==> flow/design.v <==
`timescale 1ns / 1ps
module Multiplier_25 (
    input  wire               clk,
    input  wire signed [24:0] a,
    input  wire signed [24:0] b,
    output wire signed [49:0] p
);
reg signed [24:0] a_r, b_r;
reg signed [49:0] p_1, p_2, p_3;
always @(posedge clk) begin
    a_r <= a;
    b_r <= b;
    p_1 <= a_r * b_r;
    p_2 <= p_1;
    p_3 <= p_2;
end
assign p = p_3;
endmodule
`timescale 1ns / 1ps
module Power_Spec_Cal(
           input wire clk,
           input wire rst,
           input wire dv,
           input wire [9:0] xk_index,
           input wire [24:0] fft_data_out_re,
           input wire [24:0] fft_data_out_im,
           output reg [49:0] Power_Spec,		 
           output reg data_valid,				 
           output reg dv_FFT					 
       );
reg signed [24:0] fftout_re_d;
reg signed [24:0] fftout_im_d;
wire signed [49:0] re_square;
wire signed [49:0] im_square;
reg [0:2] dv_reg;
always @(posedge clk or posedge rst)
begin : PipelineRegister_process
    if (rst == 1'b1) begin
        fftout_re_d <= 25'sb0;
        fftout_im_d <= 25'sb0;
    end
    else begin
        fftout_re_d <= fft_data_out_re;
        fftout_im_d <= fft_data_out_im;
    end
end
Multiplier_25 Multiplier_RE (
                  .clk(clk),  
                  .a(fftout_re_d),  
                  .b(fftout_re_d),  
                  .p(re_square)  
              );
Multiplier_25 Multiplier_IM (
                  .clk(clk),  
                  .a(fftout_im_d),  
                  .b(fftout_im_d),  
                  .p(im_square)  
              );
always @(posedge clk or posedge rst)
begin
    if(rst == 1)
        Power_Spec <= 0;
    else
        Power_Spec <= re_square + im_square;
end
always @(posedge clk or posedge rst)
begin
    if(rst == 1)
        data_valid <= 0;
    else
        data_valid <= dv_reg[1];
end
always @(posedge clk or posedge rst)
begin
    if(rst == 1)
    begin
        dv_reg[0] <= 0;
        dv_reg[1] <= 0;
        dv_reg[2] <= 0;
    end
    else
    begin
        dv_reg[0] <= (dv & xk_index[9]);	 
        dv_reg[1] <= dv_reg[0];
        dv_reg[2] <= dv_reg[1];
    end
end
always @(posedge clk or posedge rst)
begin
    if(rst == 1)
    begin
        dv_FFT <= 0;
    end
    else
    begin
        dv_FFT <= dv;
    end
end
endmodule
# Step by step through the tools: Power_Spec_Cal
# Each step is given for the RTL above and for the edited RTL.
# Lines under "orig" count in the file above, lines under "edited" in the edited file.
# "delta": "edited" minus "orig" as printed here. "change_rel_pct": 100 x difference / "orig".
# Cell names lack the library's common part.
# A cell with -- has no value.
[design] top_module="Power_Spec_Cal" clock="clk" library="sky130hd" lib_corner="tt_025C_1v80"

# The edit
# Unified diff, file above to edited file.
# The edit is scripted, without regard to the design's behaviour, which it may alter; it was not made to optimise anything.
# begin of diff
@@ -25,5 +25,5 @@
            input wire [24:0] fft_data_out_re,
            input wire [24:0] fft_data_out_im,
-           output reg [49:0] Power_Spec,		 
+           output reg [37:0] Power_Spec,		 
            output reg data_valid,				 
            output reg dv_FFT					 
# end of diff

# Elaborated design
# Counts by Yosys on the flattened word-level netlist (proc, flatten, opt, wreduce; memories kept). Register bits leave out memories and registers merged into their read ports (data or address); mux counts leave out enables and synchronous resets folded into registers. Print and check cells are left out. Cells with the same type and inputs are merged into one.
[word_totals] element="ram_bits" orig=0 edited=0 delta=0
[word_totals] element="memories" orig=0 edited=0 delta=0
[word_totals] element="in_bits" orig=63 edited=63 delta=0 change_rel_pct=0.00
[word_totals] element="reg_bits" orig=455 edited=371 delta=-84 change_rel_pct=-18.46
[word_totals] element="clocked_rd_ports_x_width" orig=0 edited=0 delta=0
[word_totals] element="latch_bits" orig=0 edited=0 delta=0
[word_totals] element="output_inout_bits" orig=52 edited=40 delta=-12 change_rel_pct=-23.08
[word_totals] element="rom_bits" orig=0 edited=0 delta=0
[classes] element="reduce_and_logical" orig=0 edited=0 delta=0
[classes] element="n_shift" orig=0 edited=0 delta=0
[classes] element="bitwise" orig=1 edited=1 delta=0 change_rel_pct=0.00
[classes] element="mux" orig=0 edited=0 delta=0
[classes] element="n_addsub" orig=1 edited=1 delta=0 change_rel_pct=0.00
[classes] element="div" orig=0 edited=0 delta=0
[classes] element="n_cmp" orig=0 edited=0 delta=0
[classes] element="n_mul" orig=2 edited=2 delta=0 change_rel_pct=0.00
[classes] element="eq_ne" orig=0 edited=0 delta=0
[op_table] cell="multiplier 25 x 25 -> 50 bit" orig=2 edited=0 delta=-2 change_rel_pct=-100.00
[op_table] cell="multiplier 25 x 25 -> 38 bit" orig=0 edited=2 delta=2
[op_table] cell="adder 50 bit" orig=1 edited=0 delta=-1 change_rel_pct=-100.00
[op_table] cell="adder 38 bit" orig=0 edited=1 delta=1
[op_table] cell="AND 1 bit" orig=1 edited=1 delta=0 change_rel_pct=0.00

# Longest topological paths
# Depth = most cells in a row (Yosys ltp): at word level without a register or memory, in the mapped netlist without a sequential cell, where the memories' decode and read muxes count.
[depth] element="word_depth" orig=1 edited=1 delta=0 change_rel_pct=0.00
[depth] element="abc_area" orig="0" edited="0"
[depth] element="depth_mapped" orig=28 edited=28 delta=0 change_rel_pct=0.00

# Netlist
# Source: synth_stat.txt of the flow (Yosys; design flattened, memories mapped). It holds for the ABC_AREA given above (unset counts as 0); a run with the other value may have another netlist.
[types] cell="fa_1" orig=1213 edited=922 delta=-291 change_rel_pct=-23.99
[types] cell="inv_1" orig=1404 edited=1225 delta=-179 change_rel_pct=-12.75
[types] cell="nand2_1" orig=401 edited=325 delta=-76 change_rel_pct=-18.95
[types] cell="dfxtp_1" orig=344 edited=272 delta=-72 change_rel_pct=-20.93
[types] cell="a21o_1" orig=88 edited=38 delta=-50 change_rel_pct=-56.82
[types] cell="nor2_1" orig=128 edited=80 delta=-48 change_rel_pct=-37.50
[types] cell="ha_1" orig=353 edited=306 delta=-47 change_rel_pct=-13.31
[types] cell="a21oi_1" orig=104 edited=78 delta=-26 change_rel_pct=-25.00
[types] cell="clkbuf_1" orig=123 edited=99 delta=-24 change_rel_pct=-19.51
[types] cell="o21ai_1" orig=26 edited=6 delta=-20 change_rel_pct=-76.92
[types] cell="xor2_1" orig=54 edited=36 delta=-18 change_rel_pct=-33.33
[types] cell="nand3_1" orig=25 edited=12 delta=-13 change_rel_pct=-52.00
[types] cell="dfrtp_1" orig=104 edited=92 delta=-12 change_rel_pct=-11.54
[types] cell="nor2b_1" orig=46 edited=36 delta=-10 change_rel_pct=-21.74
[types] cell="or2_2" orig=2 edited=10 delta=8 change_rel_pct=400.00
[types] cell="and2_1" orig=237 edited=232 delta=-5 change_rel_pct=-2.11
[types] cell="a21boi_0" orig=1 edited=6 delta=5 change_rel_pct=500.00
[types] cell="o2111ai_1" orig=1 edited=6 delta=5 change_rel_pct=500.00
# Not every row of either side is listed.
[synth_totals] element="n_buf" orig=124 edited=99 delta=-25 change_rel_pct=-20.16
[synth_totals] element="seq_area_um2" orig=9489.1 edited=7747.4 delta=-1741.7 change_rel_pct=-18.35
[synth_totals] element="mapped_area_um2" orig=52487.8 edited=41955.2 delta=-10532.6 change_rel_pct=-20.07
[synth_totals] element="ffs" orig=448 edited=364 delta=-84 change_rel_pct=-18.75
[synth_totals] element="mapped_cells" orig=5013 edited=4103 delta=-910 change_rel_pct=-18.15
# By module: a second synthesis without flattening, with its own total; a netlist apart from the flattened one above.
[unflattened] element="hier_cells" orig=5889 edited=5820 delta=-69 change_rel_pct=-1.17
[unflattened] element="area_unflattened_um2" orig=59304.4 edited=58696.3 delta=-608.1 change_rel_pct=-1.03
# Each row is one instance without its submodules.
[modules_orig] mod="Multiplier_25" mod_area_um2=27050.9 cells=2714 mod_seq_area_um2=4003.8 instances=2
[modules_orig] mod="Power_Spec_Cal" mod_area_um2=5202.5 cells=461 mod_seq_area_um2=2602.5 instances=1
[modules_edited] mod="Multiplier_25" mod_area_um2=27121.0 cells=2720 mod_seq_area_um2=4003.8 instances=2
[modules_edited] mod="Power_Spec_Cal" mod_area_um2=4454.3 cells=380 mod_seq_area_um2=2302.2 instances=1

# Worst setup path after synthesis
# OpenSTA on the mapped netlist: ideal clock, no wires. The path of least setup slack (recovery checks aside). Input and output delay are each 20% of the period. Register names are those of the netlist, which keeps one name where synthesis merged equal registers.
[synth_timing] element="path_type" orig="flip-flop to flip-flop" edited="flip-flop to flip-flop"
[synth_timing] element="startpoint" orig="register Multiplier_IM.a_r[24]" edited="register Multiplier_RE.a_r[16]"
[synth_timing] element="endpoint" orig="register Multiplier_IM.p_1[47]" edited="register Multiplier_RE.p_1[36]"
[synth_timing] element="setup_ns" orig=0.136 edited=0.072 delta=-0.064
[synth_timing] element="delay_ns" orig=7.077 edited=6.632 delta=-0.445 change_rel_pct=-6.29
[synth_timing] element="period_ns" orig=8.0 edited=8.0 delta=0.0 change_rel_pct=0.00
[synth_timing] element="launch_ns" orig=0.000 edited=0.000 delta=0.000
[synth_timing] element="setup_slack_ns" orig=0.923 edited=1.367 delta=0.444
[synth_timing] element="n_path_buf" orig=3 edited=3 delta=0 change_rel_pct=0.00
[synth_timing] element="t_arrival_ns" orig=6.941 edited=6.560 delta=-0.381 change_rel_pct=-5.49
[synth_timing] element="stages" orig=26 edited=27 delta=1 change_rel_pct=3.85
[synth_timing] element="required_ns" orig=7.864 edited=7.928 delta=0.064 change_rel_pct=0.81
[synth_timing] element="synth_period_reached_ns" orig=7.077 edited=6.633 delta=-0.444 change_rel_pct=-6.27
# "delay_ns" = arrival - input delay + setup time.
# "stages" counts driving pins, that of a launching flip-flop among them; a cell with two outputs on the path counts twice.
# "synth_period_reached_ns" is the clock period less the worst setup slack; recovery checks do not enter. This is arithmetic on one report: input and output delays are still those of the set period (20% each).
# The rows between start and end are the longest chain of elaborated cells between them; the timing report does not say that the signal goes this way. Where chains are equally long, one stands for them.
# A line is the first line of the expression or statement that the cell stems from. Yosys adds cells for indexed reads and writes and turns some case tables into memories.
[synth_between_orig] cell_sequence="dfxtp_1 -> clkbuf_1 -> clkbuf_1 -> nand2_1 -> inv_1 -> fa_1 -> fa_1 -> inv_1 -> fa_1 -> inv_1 -> fa_1 -> fa_1 -> fa_1 -> fa_1 -> ha_1 -> clkbuf_1 -> a21o_1 -> a21o_1 -> a21oi_1 -> nor2b_1 -> o21a_1 -> o21ai_1 -> nand2b_1 -> a21oi_1 -> o41ai_1 -> xor2_1" elab_chain_len=1 cone_cells=1
[synth_lines_orig] element="from (decl)" line=8 source="reg signed [24:0] a_r, b_r;"
[synth_lines_orig] element="from (assign)" line=11 source="a_r <= a;"
[synth_lines_orig] element="multiplier 25 x 25 -> 50 bit" line=13 source="p_1 <= a_r * b_r;"
[synth_lines_orig] element="to (assign)" line=13
[synth_lines_orig] element="to (decl)" line=9 source="reg signed [49:0] p_1, p_2, p_3;"
[synth_between_edited] cell_sequence="dfxtp_1 -> clkbuf_1 -> clkbuf_1 -> nand2_1 -> fa_1 -> inv_1 -> fa_1 -> inv_1 -> fa_1 -> fa_1 -> inv_1 -> fa_1 -> fa_1 -> inv_1 -> fa_1 -> inv_1 -> ha_1 -> clkbuf_1 -> a211oi_1 -> a31oi_1 -> a22oi_1 -> o41ai_2 -> o211ai_2 -> a31oi_2 -> a21o_1 -> a21oi_1 -> xnor2_1" elab_chain_len=1 cone_cells=1
[synth_lines_edited] element="from (decl)" line=8 source="reg signed [24:0] a_r, b_r;"
[synth_lines_edited] element="from (assign)" line=11 source="a_r <= a;"
[synth_lines_edited] element="multiplier 25 x 25 -> 38 bit" line=13 source="p_1 <= a_r * b_r;"
[synth_lines_edited] element="to (assign)" line=13
[synth_lines_edited] element="to (decl)" line=9 source="reg signed [49:0] p_1, p_2, p_3;"

# Path in the finished layout
# From the final timing report of the runs of pair A: the path of least setup slack in the routed layout; clock arrival at registers is part of the times.
[layout_timing] element="path_type" orig="flip-flop to flip-flop" edited="flip-flop to flip-flop"
[layout_timing] element="startpoint" orig="register Multiplier_RE.a_r[3]" edited="register Multiplier_RE.a_r[3]"
[layout_timing] element="endpoint" orig="register Multiplier_RE.p_1[46]" edited="register Multiplier_RE.p_1[35]"
[layout_timing] element="t_arrival_ns" orig=8.13 edited=7.88 delta=-0.25 change_rel_pct=-3.08
[layout_timing] element="setup_slack_ns" orig=0.43 edited=0.62 delta=0.19
[layout_timing] element="n_path_buf" orig=1 edited=1 delta=0 change_rel_pct=0.00
[layout_timing] element="period_ns" orig=8.0 edited=8.0 delta=0.0 change_rel_pct=0.00
[layout_timing] element="setup_ns" orig=0.07 edited=0.07 delta=0.00
[layout_timing] element="required_ns" orig=8.57 edited=8.51 delta=-0.06 change_rel_pct=-0.70
[layout_timing] element="stages" orig=25 edited=26 delta=1 change_rel_pct=4.00
[layout_timing] element="launch_ns" orig=0.65 edited=0.60 delta=-0.05 change_rel_pct=-7.69
# The rows between start and end are the longest chain of elaborated cells between them; the timing report does not say that the signal goes this way. Where chains are equally long, one stands for them.
[layout_between_orig] cell_sequence="dfxtp_1 -> buf_4 -> and2_1 -> fa_1 -> fa_1 -> inv_1 -> fa_1 -> inv_1 -> fa_1 -> fa_1 -> fa_1 -> inv_1 -> fa_1 -> inv_1 -> ha_1 -> a21oi_1 -> nor2b_1 -> o21ai_0 -> nand2_1 -> a21o_1 -> a21o_1 -> a21oi_1 -> o21ai_1 -> a21oi_1 -> xnor2_1" elab_chain_len=1 cone_cells=1
[layout_lines_orig] element="from (decl)" line=8 source="reg signed [24:0] a_r, b_r;"
[layout_lines_orig] element="from (assign)" line=11 source="a_r <= a;"
[layout_lines_orig] element="multiplier 25 x 25 -> 50 bit" line=13 source="p_1 <= a_r * b_r;"
[layout_lines_orig] element="to (assign)" line=13
[layout_lines_orig] element="to (decl)" line=9 source="reg signed [49:0] p_1, p_2, p_3;"
[layout_between_edited] cell_sequence="dfxtp_1 -> buf_4 -> and2_1 -> inv_1 -> fa_1 -> inv_1 -> fa_1 -> inv_1 -> fa_1 -> inv_1 -> fa_1 -> fa_1 -> fa_1 -> inv_1 -> fa_1 -> inv_1 -> ha_1 -> a21o_1 -> a21o_1 -> a21oi_1 -> o22ai_1 -> o211ai_2 -> nand2_2 -> a221o_1 -> a21oi_2 -> xnor2_1" elab_chain_len=1 cone_cells=1
[layout_lines_edited] element="from (decl)" line=8 source="reg signed [24:0] a_r, b_r;"
[layout_lines_edited] element="from (assign)" line=11 source="a_r <= a;"
[layout_lines_edited] element="multiplier 25 x 25 -> 38 bit" line=13 source="p_1 <= a_r * b_r;"
[layout_lines_edited] element="to (assign)" line=13
[layout_lines_edited] element="to (decl)" line=9 source="reg signed [49:0] p_1, p_2, p_3;"

# Measured runs
# Both versions went through the flow (Yosys, OpenROAD) with the same settings in each pair. Constraints: input delay and output delay 20% of the set period each, output load 0.01 pF.
[settings_pair_A] CORE_UTILIZATION=40 PLACE_DENSITY=0.6 period_ns=8.0 CAP_MARGIN=20 CORE_MARGIN=2 SLEW_MARGIN=20
[measured_pair_A] element="tns_setup_ns" orig=0.000 edited=0.000 delta=0.000
[measured_pair_A] element="final_util_pct" orig=44.8 edited=44.6 delta=-0.2
[measured_pair_A] element="die_um2" orig=134132.0 edited=107495.0 delta=-26637.0 change_rel_pct=-19.86
[measured_pair_A] element="post_synth_area_um2" orig=52487.8 edited=41955.2 delta=-10532.6 change_rel_pct=-20.07
[measured_pair_A] element="worst_setup_slack_ns" orig=0.434 edited=0.625 delta=0.191
[measured_pair_A] element="hold_worst_slack_ns" orig=0.310 edited=0.284 delta=-0.026
[measured_pair_A] element="finalCellArea_um2" orig=58100.7 edited=46318.2 delta=-11782.5 change_rel_pct=-20.28
[settings_pair_B] ABC_AREA=0 CAP_MARGIN=10 CELL_PAD_IN_SITES_GLOBAL_PLACEMENT=1 CORE_ASPECT_RATIO=0.72 CORE_MARGIN=6 CORE_UTILIZATION=48 CTS_CLUSTER_DIAMETER=359 CTS_CLUSTER_SIZE=27 MAX_ROUTING_LAYER="met5" PLACE_DENSITY=0.42 SETUP_SLACK_MARGIN=3.29 SLEW_MARGIN=35 TNS_END_PERCENT=30 period_ns=11.9
[measured_pair_B] element="tns_setup_ns" orig=0.000 edited=0.000 delta=0.000
[measured_pair_B] element="final_util_pct" orig=51.8 edited=52.1 delta=0.3
[measured_pair_B] element="die_um2" orig=117536.0 edited=94741.8 delta=-22794.2 change_rel_pct=-19.39
[measured_pair_B] element="post_synth_area_um2" orig=52487.8 edited=41955.2 delta=-10532.6 change_rel_pct=-20.07
[measured_pair_B] element="worst_setup_slack_ns" orig=3.616 edited=4.284 delta=0.668
[measured_pair_B] element="hold_worst_slack_ns" orig=0.307 edited=0.298 delta=-0.009
[measured_pair_B] element="finalCellArea_um2" orig=55899.9 edited=44843.0 delta=-11056.9 change_rel_pct=-19.78
